==> flow/design.v <==
module unsigned_mult #(
parameter DWIDTH = 8  
)(
input  [  DWIDTH -1:0] op1    ,  
input  [  DWIDTH -1:0] op2    ,  
output [2*DWIDTH -1:0] result    
); 
assign result = op1 * op2;   
endmodule  
module signed_mult #(
parameter DWIDTH = 8  
)(
input  [  DWIDTH -1:0] op1    ,  
input  [  DWIDTH -1:0] op2    ,  
output [2*DWIDTH -1:0] result    
); 
wire   [  DWIDTH -1:0] abs_op1    ;   
wire   [  DWIDTH -1:0] abs_op2    ;   
wire   [2*DWIDTH -1:0] abs_result ;   
assign abs_op1 = op1[DWIDTH-1] ? (~op1 + 'd1) : op1;  
assign abs_op2 = op2[DWIDTH-1] ? (~op2 + 'd1) : op2;  
unsigned_mult #(
.DWIDTH (DWIDTH)  
)i_unsigned_mult_1(
 .op1    (abs_op1    ),  
 .op2    (abs_op2    ),  
 .result (abs_result )   
);  
assign result = (op1[DWIDTH-1] ^ op2[DWIDTH-1]) ? (~abs_result + 'd1) : abs_result; 
endmodule  
module comp_mult_1 #(
parameter DWIDTH = 8  
)(
input                              clk      ,  
input                              rst_n    ,  
input                              sw_rst   ,  
input                              op_val   ,  
output reg                         op_rdy   ,  
input      [      2*2*DWIDTH -1:0] op_data  ,  
output reg                         res_val  ,  
input                              res_rdy  ,  
output     [2*2*(DWIDTH + 1) -1:0] res_data    
); 
wire op_ld    ;  
reg  op_ld_d1 ;  
reg  op_ld_d2 ;  
reg  op_ld_d3 ;  
reg  op_ld_d4 ;  
reg  [  DWIDTH -1:0] x1 ;  
reg  [  DWIDTH -1:0] x2 ;  
reg  [  DWIDTH -1:0] y1 ;  
reg  [  DWIDTH -1:0] y2 ;  
reg  [  DWIDTH -1:0] mult_op1 ;  
reg  [  DWIDTH -1:0] mult_op2 ;  
wire [2*DWIDTH -1:0] prod     ;  
reg  [2*DWIDTH -1:0] prod_1_reg ;  
reg  [2*DWIDTH -1:0] prod_3_reg ;  
reg  [2*DWIDTH -1:0] xr         ;  
reg  [2*DWIDTH -1:0] yr         ;  
always @(posedge clk or negedge rst_n)
if(~rst_n)            op_rdy <= 1'b1 ; else
if(sw_rst)            op_rdy <= 1'b1 ; else
if(op_val & op_rdy)   op_rdy <= 1'b0 ; else 
if(res_val & res_rdy) op_rdy <= 1'b1 ; 
assign op_ld = op_val & op_rdy;
always @(posedge clk or negedge rst_n)
if(~rst_n) begin 
    op_ld_d1 <= 1'b0;
    op_ld_d2 <= 1'b0;
    op_ld_d3 <= 1'b0;
    op_ld_d4 <= 1'b0;
end else 
if(sw_rst) begin 
    op_ld_d1 <= 1'b0;
    op_ld_d2 <= 1'b0;
    op_ld_d3 <= 1'b0;
    op_ld_d4 <= 1'b0;
end else begin                        
    op_ld_d1 <= op_ld;     
    op_ld_d2 <= op_ld_d1;  
    op_ld_d3 <= op_ld_d2;  
    op_ld_d4 <= op_ld_d3;  
end 
always @(posedge clk or negedge rst_n)
if(~rst_n)    res_val <= 1'b0 ; else  
if(sw_rst)    res_val <= 1'b0 ; else  
if(op_ld_d4)  res_val <= 1'b1 ; else  
if(res_rdy)   res_val <= 1'b0 ;       
always @(posedge clk or negedge rst_n)
if(~rst_n) begin 
    x1 <= 'd0;
    y1 <= 'd0;
    x2 <= 'd0;
    y2 <= 'd0;
end else 
if(sw_rst) begin 
    x1 <= 'd0;
    y1 <= 'd0;
    x2 <= 'd0;
    y2 <= 'd0;
end else 
if(op_ld) begin                        
    x1 <= op_data[4*DWIDTH -1 -: DWIDTH]; 
    y1 <= op_data[3*DWIDTH -1 -: DWIDTH]; 
    x2 <= op_data[2*DWIDTH -1 -: DWIDTH]; 
    y2 <= op_data[1*DWIDTH -1 -: DWIDTH]; 
end 
always @(*)
casex({op_ld_d1, op_ld_d2, op_ld_d3, op_ld_d4})
4'b1xxx: mult_op1 = x1  ;
4'b01xx: mult_op1 = y1  ;
4'b001x: mult_op1 = x1  ;
4'b0001: mult_op1 = x2  ;
default: mult_op1 = 'd0 ;
endcase 
always @(*)
casex({op_ld_d1, op_ld_d2, op_ld_d3, op_ld_d4})
4'b1xxx: mult_op2 = x2  ;
4'b01xx: mult_op2 = y2  ;
4'b001x: mult_op2 = y2  ;
4'b0001: mult_op2 = y1  ;
default: mult_op2 = 'd0 ;
endcase
signed_mult #(
.DWIDTH (DWIDTH)  
) i_signed_mult (
 .op1    (mult_op1),  
 .op2    (mult_op2),  
 .result (prod    )   
);  
always @(posedge clk or negedge rst_n)
if(~rst_n)   prod_1_reg <= 'b0 ; else 
if(sw_rst)   prod_1_reg <= 'b0 ; else 
if(op_ld_d1) prod_1_reg <= prod;           
always @(posedge clk or negedge rst_n)
if(~rst_n)   xr <= 'b0              ; else 
if(sw_rst)   xr <= 'b0              ; else 
if(op_ld_d2) xr <= prod_1_reg - prod;      
always @(posedge clk or negedge rst_n)
if(~rst_n)   prod_3_reg <= 'b0 ; else 
if(sw_rst)   prod_3_reg <= 'b0 ; else 
if(op_ld_d3) prod_3_reg <= prod;           
always @(posedge clk or negedge rst_n)
if(~rst_n)   yr <= 'b0              ; else 
if(sw_rst)   yr <= 'b0              ; else 
if(op_ld_d4) yr <= prod_3_reg + prod;       
assign res_data = {{{'d2{xr[2*DWIDTH-1]}},xr},
                   {{'d2{yr[2*DWIDTH-1]}},yr}};  
endmodule  
module comp_mult_2 #(
parameter DWIDTH = 8  
)(
input                              clk      ,  
input                              rst_n    ,  
input                              sw_rst   ,  
input                              op_val   ,  
output reg                         op_rdy   ,  
input      [      2*2*DWIDTH -1:0] op_data  ,  
output reg                         res_val  ,  
input                              res_rdy  ,  
output     [2*2*(DWIDTH + 1) -1:0] res_data    
); 
wire op_ld    ;  
reg  op_ld_d1 ;  
reg  op_ld_d2 ;  
reg  [  DWIDTH -1:0] x1 ;  
reg  [  DWIDTH -1:0] x2 ;  
reg  [  DWIDTH -1:0] y1 ;  
reg  [  DWIDTH -1:0] y2 ;  
wire [  DWIDTH -1:0] mult0_op2 ;  
wire [  DWIDTH -1:0] mult1_op2 ;  
wire [2*DWIDTH -1:0] prod1 ;  
wire [2*DWIDTH -1:0] prod2 ;  
reg  [ 2*DWIDTH-1:0] xr ;  
reg  [ 2*DWIDTH-1:0] yr ;  
always @(posedge clk or negedge rst_n)
if(~rst_n)            op_rdy <= 1'b1 ; else
if(sw_rst)            op_rdy <= 1'b1 ; else
if(op_val & op_rdy)   op_rdy <= 1'b0 ; else 
if(res_val & res_rdy) op_rdy <= 1'b1 ; 
assign op_ld = op_val & op_rdy;
always @(posedge clk or negedge rst_n)
if(~rst_n) begin 
    op_ld_d1 <= 1'b0;
    op_ld_d2 <= 1'b0;
end else 
if(sw_rst) begin 
    op_ld_d1 <= 1'b0;
    op_ld_d2 <= 1'b0;
end else begin                        
    op_ld_d1 <= op_ld; 
    op_ld_d2 <= op_ld_d1; 
end 
always @(posedge clk or negedge rst_n)
if(~rst_n)    res_val <= 1'b0 ; else  
if(sw_rst)    res_val <= 1'b0 ; else  
if(op_ld_d2)  res_val <= 1'b1 ; else  
if(res_rdy)   res_val <= 1'b0 ;       
always @(posedge clk or negedge rst_n)
if(~rst_n) begin 
    x1 <= 'd0;
    y1 <= 'd0;
    x2 <= 'd0;
    y2 <= 'd0;
end else 
if(sw_rst) begin 
    x1 <= 'd0;
    y1 <= 'd0;
    x2 <= 'd0;
    y2 <= 'd0;
end else 
if(op_ld) begin                        
    x1 <= op_data[4*DWIDTH -1 -: DWIDTH]; 
    y1 <= op_data[3*DWIDTH -1 -: DWIDTH]; 
    x2 <= op_data[2*DWIDTH -1 -: DWIDTH]; 
    y2 <= op_data[1*DWIDTH -1 -: DWIDTH]; 
end 
assign mult0_op2 = op_ld_d1 ? x2 : y2 ;  
assign mult1_op2 = op_ld_d1 ? y2 : x2 ;  
signed_mult #(
.DWIDTH (DWIDTH)  
)i_signed_mult_0(
 .op1    (x1        ),  
 .op2    (mult0_op2 ),  
 .result (prod1     )   
);  
signed_mult #(
.DWIDTH (DWIDTH)  
)i_signed_mult_1(
 .op1    (y1        ),  
 .op2    (mult1_op2 ),  
 .result (prod2     )   
);  
always @(posedge clk or negedge rst_n)
if(~rst_n)   xr <= 'b0             ; else 
if(sw_rst)   xr <= 'b0             ; else 
if(op_ld_d1) xr <= prod1 - prod2 ;       
always @(posedge clk or negedge rst_n)
if(~rst_n)   yr <= 'b0           ; else 
if(sw_rst)   yr <= 'b0           ; else 
if(op_ld_d2) yr <= prod1 + prod2 ;       
assign res_data = {{{'d2{xr[2*DWIDTH-1]}},xr},
                   {{'d2{yr[2*DWIDTH-1]}},yr}};  
endmodule  
module comp_mult_4 #(
parameter DWIDTH = 8  
)(
input                              clk      ,  
input                              rst_n    ,  
input                              sw_rst   ,  
input                              op_val   ,  
output reg                         op_rdy   ,  
input      [      2*2*DWIDTH -1:0] op_data  ,  
output reg                         res_val  ,  
input                              res_rdy  ,  
output     [2*2*(DWIDTH + 1) -1:0] res_data    
); 
wire op_ld;  
wire [  DWIDTH -1:0] x1 ;  
wire [  DWIDTH -1:0] x2 ;  
wire [  DWIDTH -1:0] y1 ;  
wire [  DWIDTH -1:0] y2 ;  
wire [2*DWIDTH -1:0] prod1  ;  
wire [2*DWIDTH -1:0] prod2  ;  
wire [2*DWIDTH -1:0] prod3  ;  
wire [2*DWIDTH -1:0] prod4  ;  
reg  [2*DWIDTH-1 :0] xr ;  
reg  [2*DWIDTH-1 :0] yr ;  
always @(posedge clk or negedge rst_n)
if(~rst_n)            op_rdy <= 1'b1 ; else
if(sw_rst)            op_rdy <= 1'b1 ; else
if(op_val & op_rdy)   op_rdy <= 1'b0 ; else 
if(res_rdy)           op_rdy <= 1'b1 ; 
assign op_ld = op_val & op_rdy;
always @(posedge clk or negedge rst_n)
if(~rst_n)              res_val <= 1'b0 ; else  
if(sw_rst)              res_val <= 1'b0 ; else  
if(op_ld)               res_val <= 1'b1 ; else  
if(res_rdy)             res_val <= 1'b0 ;       
assign x1 = op_data[4*DWIDTH -1 -: DWIDTH]; 
assign y1 = op_data[3*DWIDTH -1 -: DWIDTH]; 
assign x2 = op_data[2*DWIDTH -1 -: DWIDTH]; 
assign y2 = op_data[1*DWIDTH -1 -: DWIDTH]; 
signed_mult #(
.DWIDTH (DWIDTH)  
)i_signed_mult_0(
 .op1    (x1     ),  
 .op2    (x2     ),  
 .result (prod1  )   
);  
signed_mult #(
.DWIDTH (DWIDTH)  
)i_signed_mult_1(
 .op1    (x1     ),  
 .op2    (y2     ),  
 .result (prod2  )   
);  
signed_mult #(
.DWIDTH (DWIDTH)  
)i_signed_mult_2(
 .op1    (x2     ),  
 .op2    (y1     ),  
 .result (prod3  )   
);  
signed_mult #(
.DWIDTH (DWIDTH)  
)i_signed_mult_3(
 .op1    (y1     ),  
 .op2    (y2     ),  
 .result (prod4  )   
);  
always @(posedge clk or negedge rst_n)
if(~rst_n)   xr <= 'b0           ; else 
if(sw_rst)   xr <= 'b0           ; else 
if(op_ld)    xr <= prod1 - prod4 ;       
always @(posedge clk or negedge rst_n)
if(~rst_n)   yr <= 'b0           ; else 
if(sw_rst)   yr <= 'b0           ; else 
if(op_ld)    yr <= prod2 + prod3 ;       
assign res_data = {{{'d2{xr[2*DWIDTH-1]}},xr},
                   {{'d2{yr[2*DWIDTH-1]}},yr}};  
endmodule  
module comp_mult_wrapper #(
parameter DWIDTH  = 8 ,  
parameter NO_MULT = 4    
)(
input                          clk      ,  
input                          rst_n    ,  
input                          sw_rst   ,  
input                          op_val   ,  
output                         op_rdy   ,  
input  [      2*2*DWIDTH -1:0] op_data  ,  
output                         res_val  ,  
input                          res_rdy  ,  
output [2*2*(DWIDTH + 1) -1:0] res_data    
); 
generate 
    if(NO_MULT == 4) begin : GEN_4_MULTS
        comp_mult_4 #(
        .DWIDTH (DWIDTH)  
        )i_comp_mult_4 (
        .clk      (clk      ),  
        .rst_n    (rst_n    ),  
        .sw_rst   (sw_rst   ),  
        .op_val   (op_val   ),  
        .op_rdy   (op_rdy   ),  
        .op_data  (op_data  ),  
        .res_val  (res_val  ),  
        .res_rdy  (res_rdy  ),  
        .res_data (res_data )   
        ); 
    end
    else if(NO_MULT == 2) begin : GEN_2_MULTS
        comp_mult_2 #(
        .DWIDTH (DWIDTH)  
        )i_comp_mult_2 (
        .clk      (clk      ),  
        .rst_n    (rst_n    ),  
        .sw_rst   (sw_rst   ),  
        .op_val   (op_val   ),  
        .op_rdy   (op_rdy   ),  
        .op_data  (op_data  ),  
        .res_val  (res_val  ),  
        .res_rdy  (res_rdy  ),  
        .res_data (res_data )   
        ); 
    end else if(NO_MULT == 1) begin : GEN_1_MULT
        comp_mult_1 #(
        .DWIDTH (DWIDTH)  
        )i_comp_mult_1 (
        .clk      (clk      ),  
        .rst_n    (rst_n    ),  
        .sw_rst   (sw_rst   ),  
        .op_val   (op_val   ),  
        .op_rdy   (op_rdy   ),  
        .op_data  (op_data  ),  
        .res_val  (res_val  ),  
        .res_rdy  (res_rdy  ),  
        .res_data (res_data )   
        ); 
    end
    else begin : ERROR
        initial begin 
            $display("%M ERROR: Invalid number of multipliers, NO_MULT should be 1, 2 or 4 \n");
            $stop;
        end 
    end 
endgenerate 
endmodule  
module comp_mult_top #(
parameter NO_MULT   = 4     ,  
parameter APB_BADDR = 0     ,  
parameter SYS_AW    = 16    ,  
parameter REG_DW    = 16       
)(
input                    clk         ,  
input                    rst_n       ,  
input      [ SYS_AW-1:0] apb_paddr   ,  
input                    apb_psel    ,  
input                    apb_penable ,  
input                    apb_pwrite  ,  
input      [REG_DW -1:0] apb_pwdata  ,  
output                   apb_pready  ,  
output reg [REG_DW -1:0] apb_prdata  ,  
output reg               apb_pslverr ,  
output reg               mem_ce      ,  
output reg               mem_we      ,  
output reg [SYS_AW -1:0] mem_addr    ,  
output reg [     8 -1:0] mem_wr_data ,  
input      [     8 -1:0] mem_rd_data    
);
localparam DWIDTH = 8 ;
localparam IDLE   = 2'b00;  
localparam RD_OPS = 2'b01;  
localparam WORK   = 2'b10;  
localparam WR_RES = 2'b11;  
reg  [       REG_DW -1:0] op1_addr      ;  
reg  [       REG_DW -1:0] op2_addr      ;  
reg  [       REG_DW -1:0] res_addr      ;  
reg  [       REG_DW -1:0] no_op         ;  
reg  [       REG_DW -1:0] cfg_start     ;  
reg  [       REG_DW -1:0] sts_stop      ;  
wire                      wr_op1_addr   ;  
wire                      wr_op2_addr   ;  
wire                      wr_res_addr   ;  
wire                      wr_no_op      ;  
wire                      wr_cfg_start  ;  
wire                      wr_sts_stop   ;  
wire                      rd_sts_stop   ;  
wire                      rd_sts_state  ;  
wire                      sel_regs      ;  
reg                       op_val        ;  
wire                      op_rdy        ;  
wire [   2*2*DWIDTH -1:0] op_data       ;  
wire                      res_val       ;  
reg                       res_rdy       ;  
wire [2*2*(DWIDTH+1)-1:0] res_data      ;  
wire                      set_res_rdy   ;  
reg  [     3*DWIDTH -1:0] data_reg      ;  
reg  [            2 -1:0] sts_cstate    ;  
wire                      start         ;  
wire                      sw_rst        ;  
wire                      byte_rd_done  ;  
wire                      byte_wr_done  ;  
wire                      finish        ;  
wire                      next_op       ;  
reg                       mem_ce_d      ;  
reg                       mem_we_d      ;  
wire                      set_mem_ce    ;  
wire                      set_mem_we    ;  
reg  [            3 -1:0] byte_cnt      ;  
reg  [       REG_DW -1:0] op_cnt        ;  
comp_mult_wrapper #(
.DWIDTH  (DWIDTH  ),  
.NO_MULT (NO_MULT )   
) i_comp_mult_wrapper (
.clk      (clk     ),  
.rst_n    (rst_n   ),  
.sw_rst   (sw_rst  ),  
.op_val   (op_val  ),  
.op_rdy   (op_rdy  ),  
.op_data  (op_data ),  
.res_val  (res_val ),  
.res_rdy  (res_rdy ),  
.res_data (res_data)   
); 
assign apb_pready = 1'b1;  
assign wr_op1_addr  = apb_psel & apb_penable &  apb_pwrite & (apb_paddr == APB_BADDR + 0); 
assign wr_op2_addr  = apb_psel & apb_penable &  apb_pwrite & (apb_paddr == APB_BADDR + 1); 
assign wr_res_addr  = apb_psel & apb_penable &  apb_pwrite & (apb_paddr == APB_BADDR + 2); 
assign wr_no_op     = apb_psel & apb_penable &  apb_pwrite & (apb_paddr == APB_BADDR + 3); 
assign wr_cfg_start = apb_psel & apb_penable &  apb_pwrite & (apb_paddr == APB_BADDR + 4); 
assign wr_sts_stop  = apb_psel & apb_penable &  apb_pwrite & (apb_paddr == APB_BADDR + 5);  
assign rd_sts_stop  = apb_psel & apb_penable & ~apb_pwrite & (apb_paddr == APB_BADDR + 5);  
assign rd_sts_state = apb_psel & apb_penable & ~apb_pwrite & (apb_paddr == APB_BADDR + 6);  
assign sel_regs = wr_op1_addr  |
                  wr_op2_addr  |
                  wr_res_addr  |
                  wr_no_op     |
                  wr_cfg_start |
                  wr_sts_stop  |
                  rd_sts_stop  |
                  rd_sts_state ;
always @(posedge clk or negedge rst_n)
if(~rst_n)        apb_pslverr <= 'd0         ; else   
if(apb_pslverr)   apb_pslverr <= 'd0         ; else   
if(apb_penable)   apb_pslverr <= ~sel_regs   ;        
always @(posedge clk or negedge rst_n)
if(~rst_n)          op1_addr  <= 'd0            ; else  
if(wr_op1_addr)     op1_addr  <= apb_pwdata     ; else  
if(byte_rd_done)    op1_addr  <= op1_addr + 'd2 ;
always @(posedge clk or negedge rst_n)
if(~rst_n)          op2_addr  <= 'd0            ; else  
if(wr_op2_addr)     op2_addr  <= apb_pwdata     ; else  
if(byte_rd_done)    op2_addr  <= op2_addr + 'd2 ;
always @(posedge clk or negedge rst_n)
if(~rst_n)          res_addr  <= 'd0            ; else  
if(wr_res_addr)     res_addr  <= apb_pwdata     ; else  
if(byte_wr_done)    res_addr  <= res_addr + 'd6 ;
always @(posedge clk or negedge rst_n)
if(~rst_n)          no_op     <= 'd0            ; else  
if(wr_no_op)        no_op     <= apb_pwdata     ;       
always @(posedge clk or negedge rst_n)              
if(~rst_n)          cfg_start <= 'd0            ; else  
if(~sw_rst & start) cfg_start <= 'd0            ; else  
if(wr_cfg_start)    cfg_start <= apb_pwdata     ;       
always @(posedge clk or negedge rst_n)        
if(~rst_n)          sts_stop  <= 'd0            ; else  
if(wr_sts_stop)     sts_stop  <= apb_pwdata     ; else  
if(finish)          sts_stop  <= {{REG_DW-1{1'b0}}, 1'b1} ;  
always @(posedge clk or negedge rst_n)
if(~rst_n)          apb_prdata <= 'd0                            ; else  
if(rd_sts_stop)     apb_prdata <= sts_stop                       ; else  
if(rd_sts_state)    apb_prdata <= {{REG_DW-2{1'b0}}, sts_cstate} ;       
assign start  = cfg_start[0] & (no_op > 'd0);
assign sw_rst = cfg_start[1];
always @(posedge clk or negedge rst_n)
if(~rst_n) 
    sts_cstate <= IDLE;      
else if(sw_rst) 
    sts_cstate <= IDLE; 
else begin 
    case(sts_cstate)
        IDLE    : if(start)                 
                    sts_cstate <= RD_OPS;   
                  else
                    sts_cstate <= IDLE;
        RD_OPS  : if(byte_rd_done)  
                    sts_cstate <= WORK;     
                  else 
                    sts_cstate <= RD_OPS;
        WORK    : if(res_val)
                    sts_cstate <= WR_RES;   
                  else 
                    sts_cstate <= WORK;
        default : if(finish) 
                    sts_cstate <= IDLE;     
                  else if(next_op)
                    sts_cstate <= RD_OPS;   
                  else 
                    sts_cstate <= WR_RES;
    endcase 
end   
assign byte_rd_done = (sts_cstate == RD_OPS) & (byte_cnt == 3'd3);   
assign byte_wr_done = (sts_cstate == WR_RES) & (byte_cnt == 3'd5);   
assign next_op      = byte_wr_done & (op_cnt != (no_op - 'd1));      
assign finish       = byte_wr_done & (op_cnt == (no_op - 'd1));      
always @(posedge clk or negedge rst_n)
if(~rst_n)          byte_cnt <= 3'd0            ; else  
if(byte_rd_done)    byte_cnt <= 3'd0            ; else  
if(byte_wr_done)    byte_cnt <= 3'd0            ; else  
if(mem_ce)          byte_cnt <= byte_cnt + 3'd1 ;       
always @(posedge clk or negedge rst_n)
if(~rst_n)          op_cnt <= 'd0          ; else  
if(finish)          op_cnt <= 'd0          ; else  
if(next_op)         op_cnt <= op_cnt + 'd1 ;       
always @(posedge clk or negedge rst_n)
if(~rst_n)          op_val <= 1'b0; else   
if(byte_rd_done)    op_val <= 1'b1; else   
if(op_val & op_rdy) op_val <= 1'b0;        
always @(posedge clk or negedge rst_n)
if(~rst_n)          data_reg <= 'd0; else   
if(mem_ce_d & ~mem_we_d) begin              
    case(byte_cnt)
        3'b001 :    data_reg[3*DWIDTH-1 : 2*DWIDTH] <= mem_rd_data;  
        3'b010 :    data_reg[2*DWIDTH-1 : 1*DWIDTH] <= mem_rd_data;  
        3'b011 :    data_reg[1*DWIDTH-1 : 0       ] <= mem_rd_data;  
        default:    data_reg                        <= data_reg; 
    endcase 
end 
assign op_data = {data_reg, mem_rd_data};  
assign set_res_rdy = (sts_cstate == WR_RES) & (byte_cnt == 3'd4);  
always @(posedge clk or negedge rst_n)
if(~rst_n)       res_rdy <= 1'b0; else   
if(set_res_rdy)  res_rdy <= 1'b1; else   
if(byte_wr_done) res_rdy <= 1'b0;        
always @(*) 
    if(sts_cstate == RD_OPS)
        if(byte_cnt < 3'd2) mem_addr = op1_addr + byte_cnt       ; else  
                            mem_addr = op2_addr + byte_cnt - 'd2 ;       
    else  
                            mem_addr = res_addr + byte_cnt;              
always @(*)
    case(byte_cnt)
        3'b000  : mem_wr_data <= res_data[25:18];           
        3'b001  : mem_wr_data <= res_data[33:26];           
        3'b010  : mem_wr_data <= {6'd0, res_data[35:34]};   
        3'b011  : mem_wr_data <= res_data[ 7:0 ];           
        3'b100  : mem_wr_data <= res_data[15:8 ];           
        default : mem_wr_data <= {6'd0, res_data[17:16]};   
    endcase 
assign set_mem_ce = ((sts_cstate == IDLE)   & start   ) |   
                    ((sts_cstate == WR_RES) & next_op ) |   
                    ((sts_cstate == WORK)   & res_val ) ;   
always @(posedge clk or negedge rst_n)
if(~rst_n)        mem_ce <= 1'b0; else  
if(set_mem_ce)    mem_ce <= 1'b1; else  
if(byte_rd_done | byte_wr_done) 
                  mem_ce <= 1'b0;       
assign set_mem_we = (sts_cstate == WORK) & res_val;  
always @(posedge clk or negedge rst_n)
if(~rst_n)        mem_we <= 1'b0; else     
if(set_mem_we)    mem_we <= 1'b1; else     
if(byte_wr_done)  mem_we <= 1'b0;          
always @(posedge clk or negedge rst_n)
if(~rst_n) mem_ce_d <= 1'b0   ; else       
if(sw_rst) mem_ce_d <= 1'b0   ; else       
           mem_ce_d <= mem_ce ;        
always @(posedge clk or negedge rst_n)    
if(~rst_n) mem_we_d <= 1'b0   ; else       
if(sw_rst) mem_we_d <= 1'b0   ; else       
           mem_we_d <= mem_we ;
endmodule  
--- tool output ---
Step by step through the tools: comp_mult_top --
Module comp_mult_top before and after one edit of its RTL, step after step. Lines under "before" count in the file above, lines under "after" in the edited file. "difference" is "after" less "before", of the values as shown; "relative change" is that difference over "before", in percent. Cell names lack the library's common part. The mark - stands for no value.
Inputs: top module comp_mult_top, clock input clk, cell library sky130hd, timing corner tt_025C_1v80

The edit --
Unified diff, file above to edited file. The edit is scripted: it alters the design's behaviour and was not made to optimise anything.
begin of diff
@@ -317,5 +317,5 @@
 if(~rst_n)   yr <= 'b0           ; else 
 if(sw_rst)   yr <= 'b0           ; else 
-if(op_ld)    yr <= prod2 + prod3 ;       
+if(op_ld)    yr <= prod2 ^ prod3 ;       
 assign res_data = {{{'d2{xr[2*DWIDTH-1]}},xr},
                    {{'d2{yr[2*DWIDTH-1]}},yr}};  
end of diff

Word-level counts --
Source: Yosys, flattened and elaborated, memories not mapped. Widths are those after wreduce. Registers that Yosys merges into a memory's read port (data or address) are not register bits. Print and check cells do not count. Equal cells are merged and count once.
Bit counts:
- elaborated cells | before 191, after 191, difference 0, relative change 0.00%
- register bits after elaboration | before 184, after 184, difference 0, relative change 0.00%
- output and inout port bits | before 44, after 44, difference 0, relative change 0.00%
Operators by class:
- bitwise gates (word level) | before 49, after 50, difference +1, relative change +2.04%
- reductions and logical operators | before 20, after 20, difference 0, relative change 0.00%
- order comparisons | before 2, after 2, difference 0, relative change 0.00%
- add/subtract/negate cells | before 20, after 19, difference -1, relative change -5.00%
- eq/ne operators | before 16, after 16, difference 0, relative change 0.00%
- multiplexer cells | before 56, after 56, difference 0, relative change 0.00%
- $mul | before 4, after 4, difference 0, relative change 0.00%
Operators by type and width:
- adder 16 bit | before 1, after 0, difference -1, relative change -100.00%
- XOR 16 bit | before 0, after 1, difference +1
- AND 1 bit | before 23, after 23, difference 0, relative change 0.00%
- 2-to-1 mux 16 bit | before 22, after 22, difference 0, relative change 0.00%
- 2-to-1 mux 1 bit | before 19, after 19, difference 0, relative change 0.00%
- nonzero test 2 bit | before 12, after 12, difference 0, relative change 0.00%
- OR 1 bit | before 10, after 10, difference 0, relative change 0.00%
- 2-to-1 mux 2 bit | before 6, after 6, difference 0, relative change 0.00%
- adder 16 x 1 -> 16 bit (second input constant) | before 5, after 5, difference 0, relative change 0.00%
- adder 8 x 1 -> 8 bit (second input constant) | before 4, after 4, difference 0, relative change 0.00%
- multiplier 8 x 8 -> 16 bit | before 4, after 4, difference 0, relative change 0.00%
- 2-to-1 mux 8 bit | before 4, after 4, difference 0, relative change 0.00%
- inverter 1 bit | before 4, after 4, difference 0, relative change 0.00%
- inverter 16 bit | before 4, after 4, difference 0, relative change 0.00%
- inverter 8 bit | before 4, after 4, difference 0, relative change 0.00%
- XOR 1 bit | before 4, after 4, difference 0, relative change 0.00%
- adder 16 x 3 -> 16 bit | before 3, after 3, difference 0, relative change 0.00%
- == test 16 x 3 -> 1 bit (second input constant) | before 3, after 3, difference 0, relative change 0.00%
- 2-to-1 mux 3 bit | before 3, after 3, difference 0, relative change 0.00%
- AND reduction 2 bit | before 3, after 3, difference 0, relative change 0.00%
- adder 16 x 2 -> 16 bit (second input constant) | before 2, after 2, difference 0, relative change 0.00%
- == test 16 x 2 -> 1 bit (second input constant) | before 2, after 2, difference 0, relative change 0.00%
- == test 2 bit (second input constant) | before 2, after 2, difference 0, relative change 0.00%
- == test 3 x 2 -> 1 bit (second input constant) | before 2, after 2, difference 0, relative change 0.00%
- == test 3 bit (second input constant) | before 2, after 2, difference 0, relative change 0.00%
- nonzero test 3 bit | before 2, after 2, difference 0, relative change 0.00%
- adder 16 x 3 -> 16 bit (second input constant) | before 1, after 1, difference 0, relative change 0.00%
- adder 3 x 1 -> 3 bit (second input constant) | before 1, after 1, difference 0, relative change 0.00%
The list need not be complete.

Longest topological paths --
Depth = most cells in a row (Yosys ltp): at word level without a register or memory, in the mapped netlist without a sequential cell, where the memories' decode and read muxes count.
Logic depth:
- word-level depth | before 13, after 13, difference 0, relative change 0.00%
- ABC_AREA | before 0, after 0
- mapped depth | before 34, after 35, difference +1, relative change +2.94%
- depth with buffers taken out | before 31, after 32, difference +1, relative change +3.23%

After synthesis --
The flow's flattened synthesis, as Yosys stat reports it; memories are mapped. The netlist is that of the ABC_AREA named above (0 if unset); the other value can give another one.
Cell types:
- nand2_1 | before 178, after 226, difference +48, relative change +26.97%
- a21oi_1 | before 95, after 123, difference +28, relative change +29.47%
- a22o_1 | before 40, after 17, difference -23, relative change -57.50%
- inv_1 | before 291, after 269, difference -22, relative change -7.56%
- o21ai_0 | before 147, after 127, difference -20, relative change -13.61%
- nand2b_1 | before 20, after 38, difference +18, relative change +90.00%
- ha_1 | before 227, after 212, difference -15, relative change -6.61%
- xnor2_1 | before 159, after 173, difference +14, relative change +8.81%
- xor2_1 | before 91, after 101, difference +10, relative change +10.99%
- or2_2 | before 32, after 23, difference -9, relative change -28.12%
- o31ai_1 | before 19, after 10, difference -9, relative change -47.37%
- nand3_1 | before 40, after 32, difference -8, relative change -20.00%
- a31oi_1 | before 20, after 13, difference -7, relative change -35.00%
- o21bai_1 | before 13, after 6, difference -7, relative change -53.85%
- a22oi_1 | before 1, after 7, difference +6, relative change +600.00%
- clkbuf_1 | before 92, after 87, difference -5, relative change -5.43%
- nor3_1 | before 36, after 31, difference -5, relative change -13.89%
- o21a_1 | before 15, after 10, difference -5, relative change -33.33%
The list need not be complete.
Synthesis totals:
- mapped flip-flops | before 184, after 184, difference 0, relative change 0.00%
- chip area (Yosys) (um^2) | before 21384.3, after 20901.3, difference -483.0, relative change -2.26%
- standard cells after synthesis | before 2497, after 2459, difference -38, relative change -1.52%
The figures by module come from a second, unflattened synthesis with its own total; it is not the netlist above.
Unflattened totals:
- cell total of the unflattened synthesis | before 2698, after 2607, difference -91, relative change -3.37%
- area (unflattened synthesis) (um^2) | before 23012.1, after 22640.5, difference -371.6, relative change -1.61%
Each row is one instance without its submodules.
Modules, before:
- comp_mult_top | cells 1026, instances 1, seq. area 3753.6 um^2, area 9227.6 um^2
- unsigned_mult #(DWIDTH=8) | cells 243, instances 4, seq. area 0.0 um^2, area 2109.5 um^2
- comp_mult_4 #(DWIDTH=8) | cells 328, instances 1, seq. area 852.1 um^2, area 2763.9 um^2
- signed_mult #(DWIDTH=8) | cells 93, instances 4, seq. area 0.0 um^2, area 645.6 um^2
- comp_mult_wrapper | cells 0, instances 1, seq. area 0.0 um^2, area 0.0 um^2
Modules, after:
- comp_mult_top | cells 1013, instances 1, seq. area 3753.6 um^2, area 9375.2 um^2
- unsigned_mult #(DWIDTH=8) | cells 243, instances 4, seq. area 0.0 um^2, area 2122.0 um^2
- signed_mult #(DWIDTH=8) | cells 93, instances 4, seq. area 0.0 um^2, area 645.6 um^2
- comp_mult_4 #(DWIDTH=8) | cells 250, instances 1, seq. area 852.1 um^2, area 2194.6 um^2
- comp_mult_wrapper | cells 0, instances 1, seq. area 0.0 um^2, area 0.0 um^2

Timing after synthesis --
Source: OpenSTA report_checks on the synthesized netlist (no wires, ideal clock, input and output delay 20% of the period each), path of least setup slack; recovery checks are left aside. Register names are those of the netlist, which keeps one name where synthesis merged equal registers.
Timing path post-synthesis:
- path type | before input-to-reg, after input-to-reg
- start | before in mem_rd_data[0], after in mem_rd_data[0]
- end | before reg i_comp_mult_wrapper.GEN_4_MULTS.i_comp_mult_4.yr[15], after reg i_comp_mult_wrapper.GEN_4_MULTS.i_comp_mult_4.xr[15]
- buffers on the path | before 2, after 2, difference 0, relative change 0.00%
- path slack (ns) | before 0.918, after 0.930, difference +0.012
- arrival (ns) | before 8.961, after 8.994, difference +0.033, relative change +0.37%
- delay of the path (ns) | before 7.082, after 7.070, difference -0.012, relative change -0.17%
- stages on the path | before 30, after 31, difference +1, relative change +3.33%
- launch time at the first pin (ns) | before 2.000, after 2.000, difference 0.000, relative change 0.00%
- period (ns) | before 10.0, after 10.0, difference 0.0, relative change 0.00%
- synthesis period reached (ns) | before 9.082, after 9.07, difference -0.012, relative change -0.13%
"delay of the path" is the arrival time less input delay plus setup time. "stages on the path": output pins that drive a net of the path, with the launching flip-flop's if there is one; two outputs of one cell count as two. "synthesis period reached" = period - worst setup slack (recovery checks aside). The figure is calculated, with input and output delays left at 20% of the set period. The rows between start and end are the longest chain of elaborated cells between them; the timing report does not say that the signal goes this way. Where chains are equally long, one stands for them. A line is the first line of the expression or statement that the cell stems from. Yosys adds cells for indexed reads and writes and turns some case tables into memories. A register here has more assigning lines than the two given.
Between the ends, post-synthesis, before: path through inv_1 > clkbuf_1 > ha_1 > nand2b_1 > o21ai_0 > xor2_1 > clkbuf_1 > nor2_1 > fa_1 > inv_1 > fa_1 > inv_1 > fa_1 > inv_1 > fa_1 > inv_1 > ha_1 > o21a_1 > a2111oi_0 > nor2_1 > xor2_1 > nor3_1 > a21oi_1 > xnor2_1 > ha_1 > a21o_1 > a31oi_1 > o21ai_0 > xnor2_1 > a22o_1, length of the longest elaborated chain 10, elaborated cells on any way between the ends 10, source lines of those cells 5, classes of those cells add/sub: 3; mul: 1; mux: 4; logic: 2
Ends and longest elaborated chain, post-synthesis, before:
- start, declared | line 410 | input      [     8 -1:0] mem_rd_data
- inverter 8 bit | line 21 | assign abs_op2 = op2[DWIDTH-1] ? (~op2 + 'd1) : op2;
- adder 8 x 1 -> 8 bit | line 21
- 2-to-1 mux 8 bit | line 21
- multiplier 8 x 8 -> 16 bit | line 8 | assign result = op1 * op2;
- inverter 16 bit | line 29 | assign result = (op1[DWIDTH-1] ^ op2[DWIDTH-1]) ? (~abs_result + 'd1) : abs_result;
- adder 16 x 1 -> 16 bit | line 29
- 2-to-1 mux 16 bit | line 29
- adder 16 bit | line 319 | if(op_ld)    yr <= prod2 + prod3 ;
- 2-to-1 mux 16 bit | line 319
- 2-to-1 mux 16 bit | line 318 | if(sw_rst)   yr <= 'b0           ; else
- end, assigned | line 318
- end, assigned | line 319
- end, declared | line 268 | reg  [2*DWIDTH-1 :0] yr ;
Between the ends, post-synthesis, after: path through clkbuf_1 > inv_1 > clkbuf_1 > ha_1 > nand2b_1 > o21ai_0 > xnor2_1 > nand2_1 > fa_1 > fa_1 > inv_1 > fa_1 > inv_1 > fa_1 > inv_1 > ha_1 > and3_1 > a221oi_2 > o21bai_1 > o21ai_0 > nand2_1 > a211oi_1 > a31oi_1 > xor2_1 > ha_1 > and3_1 > a211oi_1 > o21bai_1 > a21oi_1 > xnor3_1 > o21ai_1, length of the longest elaborated chain 10, elaborated cells on any way between the ends 10, source lines of those cells 5, classes of those cells add/sub: 3; mul: 1; mux: 4; logic: 2
Ends and longest elaborated chain, post-synthesis, after:
- start, declared | line 410 | input      [     8 -1:0] mem_rd_data
- inverter 8 bit | line 21 | assign abs_op2 = op2[DWIDTH-1] ? (~op2 + 'd1) : op2;
- adder 8 x 1 -> 8 bit | line 21
- 2-to-1 mux 8 bit | line 21
- multiplier 8 x 8 -> 16 bit | line 8 | assign result = op1 * op2;
- inverter 16 bit | line 29 | assign result = (op1[DWIDTH-1] ^ op2[DWIDTH-1]) ? (~abs_result + 'd1) : abs_result;
- adder 16 x 1 -> 16 bit | line 29
- 2-to-1 mux 16 bit | line 29
- subtractor 16 bit | line 315 | if(op_ld)    xr <= prod1 - prod4 ;
- 2-to-1 mux 16 bit | line 315
- 2-to-1 mux 16 bit | line 314 | if(sw_rst)   xr <= 'b0           ; else
- end, assigned | line 314
- end, assigned | line 315
- end, declared | line 267 | reg  [2*DWIDTH-1 :0] xr ;

Worst path after layout --
From the final timing report of each run of pair A: the path of least setup slack in the routed layout; clock arrival at registers is part of the times.
Timing path post-layout:
- path type | before input-to-reg, after input-to-reg
- start | before in mem_rd_data[1], after in mem_rd_data[1]
- end | before reg i_comp_mult_wrapper.GEN_4_MULTS.i_comp_mult_4.xr[15], after reg i_comp_mult_wrapper.GEN_4_MULTS.i_comp_mult_4.xr[15]
- path slack (ns) | before 0.51, after 0.50, difference -0.01
- arrival (ns) | before 9.24, after 9.30, difference +0.06, relative change +0.65%
- period (ns) | before 9.39, after 9.39, difference 0.00, relative change 0.00%
- launch time at the first pin (ns) | before 1.88, after 1.88, difference 0.00, relative change 0.00%
- stages on the path | before 28, after 25, difference -3, relative change -10.71%
- buffers on the path | before 2, after 1, difference -1, relative change -50.00%
The rows between start and end are the longest chain of elaborated cells between them; the timing report does not say that the signal goes this way. Where chains are equally long, one stands for them. A register here has more assigning lines than the two given.
Between the ends, post-layout, before: path through clkdlybuf4s50_1 > or3_1 > or4b_2 > inv_1 > nand2_1 > fa_1 > fa_1 > inv_1 > fa_1 > inv_1 > fa_1 > inv_1 > ha_1 > nor2b_1 > a221oi_1 > nand3_1 > nor4b_2 > buf_4 > a21oi_1 > xor2_1 > ha_1 > o21a_1 > nor2_1 > o31a_1 > o21ai_0 > xnor2_1 > xnor2_1 > a22o_1, length of the longest elaborated chain 10, elaborated cells on any way between the ends 10, source lines of those cells 5, classes of those cells add/sub: 3; mul: 1; mux: 4; logic: 2
Ends and longest elaborated chain, post-layout, before:
- start, declared | line 410 | input      [     8 -1:0] mem_rd_data
- inverter 8 bit | line 21 | assign abs_op2 = op2[DWIDTH-1] ? (~op2 + 'd1) : op2;
- adder 8 x 1 -> 8 bit | line 21
- 2-to-1 mux 8 bit | line 21
- multiplier 8 x 8 -> 16 bit | line 8 | assign result = op1 * op2;
- inverter 16 bit | line 29 | assign result = (op1[DWIDTH-1] ^ op2[DWIDTH-1]) ? (~abs_result + 'd1) : abs_result;
- adder 16 x 1 -> 16 bit | line 29
- 2-to-1 mux 16 bit | line 29
- subtractor 16 bit | line 315 | if(op_ld)    xr <= prod1 - prod4 ;
- 2-to-1 mux 16 bit | line 315
- 2-to-1 mux 16 bit | line 314 | if(sw_rst)   xr <= 'b0           ; else
- end, assigned | line 314
- end, assigned | line 315
- end, declared | line 267 | reg  [2*DWIDTH-1 :0] xr ;
Between the ends, post-layout, after: path through clkdlybuf4s50_1 > or3_1 > or4b_2 > nor2_1 > fa_1 > fa_1 > fa_1 > inv_1 > fa_1 > inv_1 > ha_1 > nor3_1 > nor2_1 > a31oi_1 > xnor2_1 > a211oi_1 > a31oi_1 > xor2_1 > ha_1 > and3_1 > a211oi_1 > o21bai_1 > a21oi_1 > xnor3_1 > o21ai_1, length of the longest elaborated chain 10, elaborated cells on any way between the ends 10, source lines of those cells 5, classes of those cells add/sub: 3; mul: 1; mux: 4; logic: 2
Ends and longest elaborated chain, post-layout, after:
- start, declared | line 410 | input      [     8 -1:0] mem_rd_data
- inverter 8 bit | line 21 | assign abs_op2 = op2[DWIDTH-1] ? (~op2 + 'd1) : op2;
- adder 8 x 1 -> 8 bit | line 21
- 2-to-1 mux 8 bit | line 21
- multiplier 8 x 8 -> 16 bit | line 8 | assign result = op1 * op2;
- inverter 16 bit | line 29 | assign result = (op1[DWIDTH-1] ^ op2[DWIDTH-1]) ? (~abs_result + 'd1) : abs_result;
- adder 16 x 1 -> 16 bit | line 29
- 2-to-1 mux 16 bit | line 29
- subtractor 16 bit | line 315 | if(op_ld)    xr <= prod1 - prod4 ;
- 2-to-1 mux 16 bit | line 315
- 2-to-1 mux 16 bit | line 314 | if(sw_rst)   xr <= 'b0           ; else
- end, assigned | line 314
- end, assigned | line 315
- end, declared | line 267 | reg  [2*DWIDTH-1 :0] xr ;

Flow runs --
Runs of the flow (Yosys, OpenROAD) on both versions; the two runs of a pair have the same settings. The constraints put input and output delay at 20% of the set period each and load the outputs with 0.01 pF.
Flow settings, pair A: period_ns 9.39, CAP_MARGIN 20, CORE_MARGIN 2, CORE_UTILIZATION 40, SLEW_MARGIN 20
Final reports, pair A:
- final setup TNS (ns) | before 0.000, after 0.000, difference 0.000
- total power of the final layout (W) | before 0.002687, after 0.002511, difference -0.000176, relative change -6.55%
- worst hold slack after layout (ns) | before 0.444, after 0.479, difference +0.035
- setup slack of the worst path (ns) | before 0.513, after 0.502, difference -0.011
- utilization of the finished layout | before 0.454, after 0.451, difference -0.003
- standard-cell area after routing (um^2) | before 23904.2, after 23246.0, difference -658.2, relative change -2.75%
- synthesis area (um^2) | before 21384.3, after 20901.3, difference -483.0, relative change -2.26%
- die footprint (um^2) | before 55326.1, after 54098.1, difference -1228.0, relative change -2.22%
- period achieved (ns) | before 8.877, after 8.888, difference +0.011, relative change +0.12%
Flow settings, pair B: CELL_PAD_IN_SITES_DETAIL_PLACEMENT 1, CELL_PAD_IN_SITES_GLOBAL_PLACEMENT 0, CORE_ASPECT_RATIO 1.38, CORE_MARGIN 3, CORE_UTILIZATION 51, MAX_ROUTING_LAYER met4, PLACE_DENSITY_LB_ADDON 0.16, SETUP_SLACK_MARGIN 1.73, TNS_END_PERCENT 60, period_ns 7.28, CAP_MARGIN 20, SLEW_MARGIN 20
Final reports, pair B:
- final setup TNS (ns) | before -7.700, after -3.464, difference +4.236
- total power of the final layout (W) | before 0.004895, after 0.004142, difference -0.000753, relative change -15.38%
- worst hold slack after layout (ns) | before 0.455, after 0.506, difference +0.051
- setup slack of the worst path (ns) | before -0.988, after -1.016, difference -0.028
- utilization of the finished layout | before 0.655, after 0.649, difference -0.006
- standard-cell area after routing (um^2) | before 26950.8, after 26130.1, difference -820.7, relative change -3.05%
- synthesis area (um^2) | before 21384.3, after 20901.3, difference -483.0, relative change -2.26%
- die footprint (um^2) | before 44455.4, after 43479.5, difference -975.9, relative change -2.20%
- period achieved (ns) | before 8.268, after 8.296, difference +0.028, relative change +0.34%
By "period achieved" is meant the clock period of the run minus its worst setup slack. This is arithmetic on one report: input and output delays are still those of the set period (20% each). By "total power of the final layout" is meant OpenSTA's value without simulated activity: inputs other than the clock are taken to toggle once in ten clock periods, and the tool carries that through the logic.
--- end ---
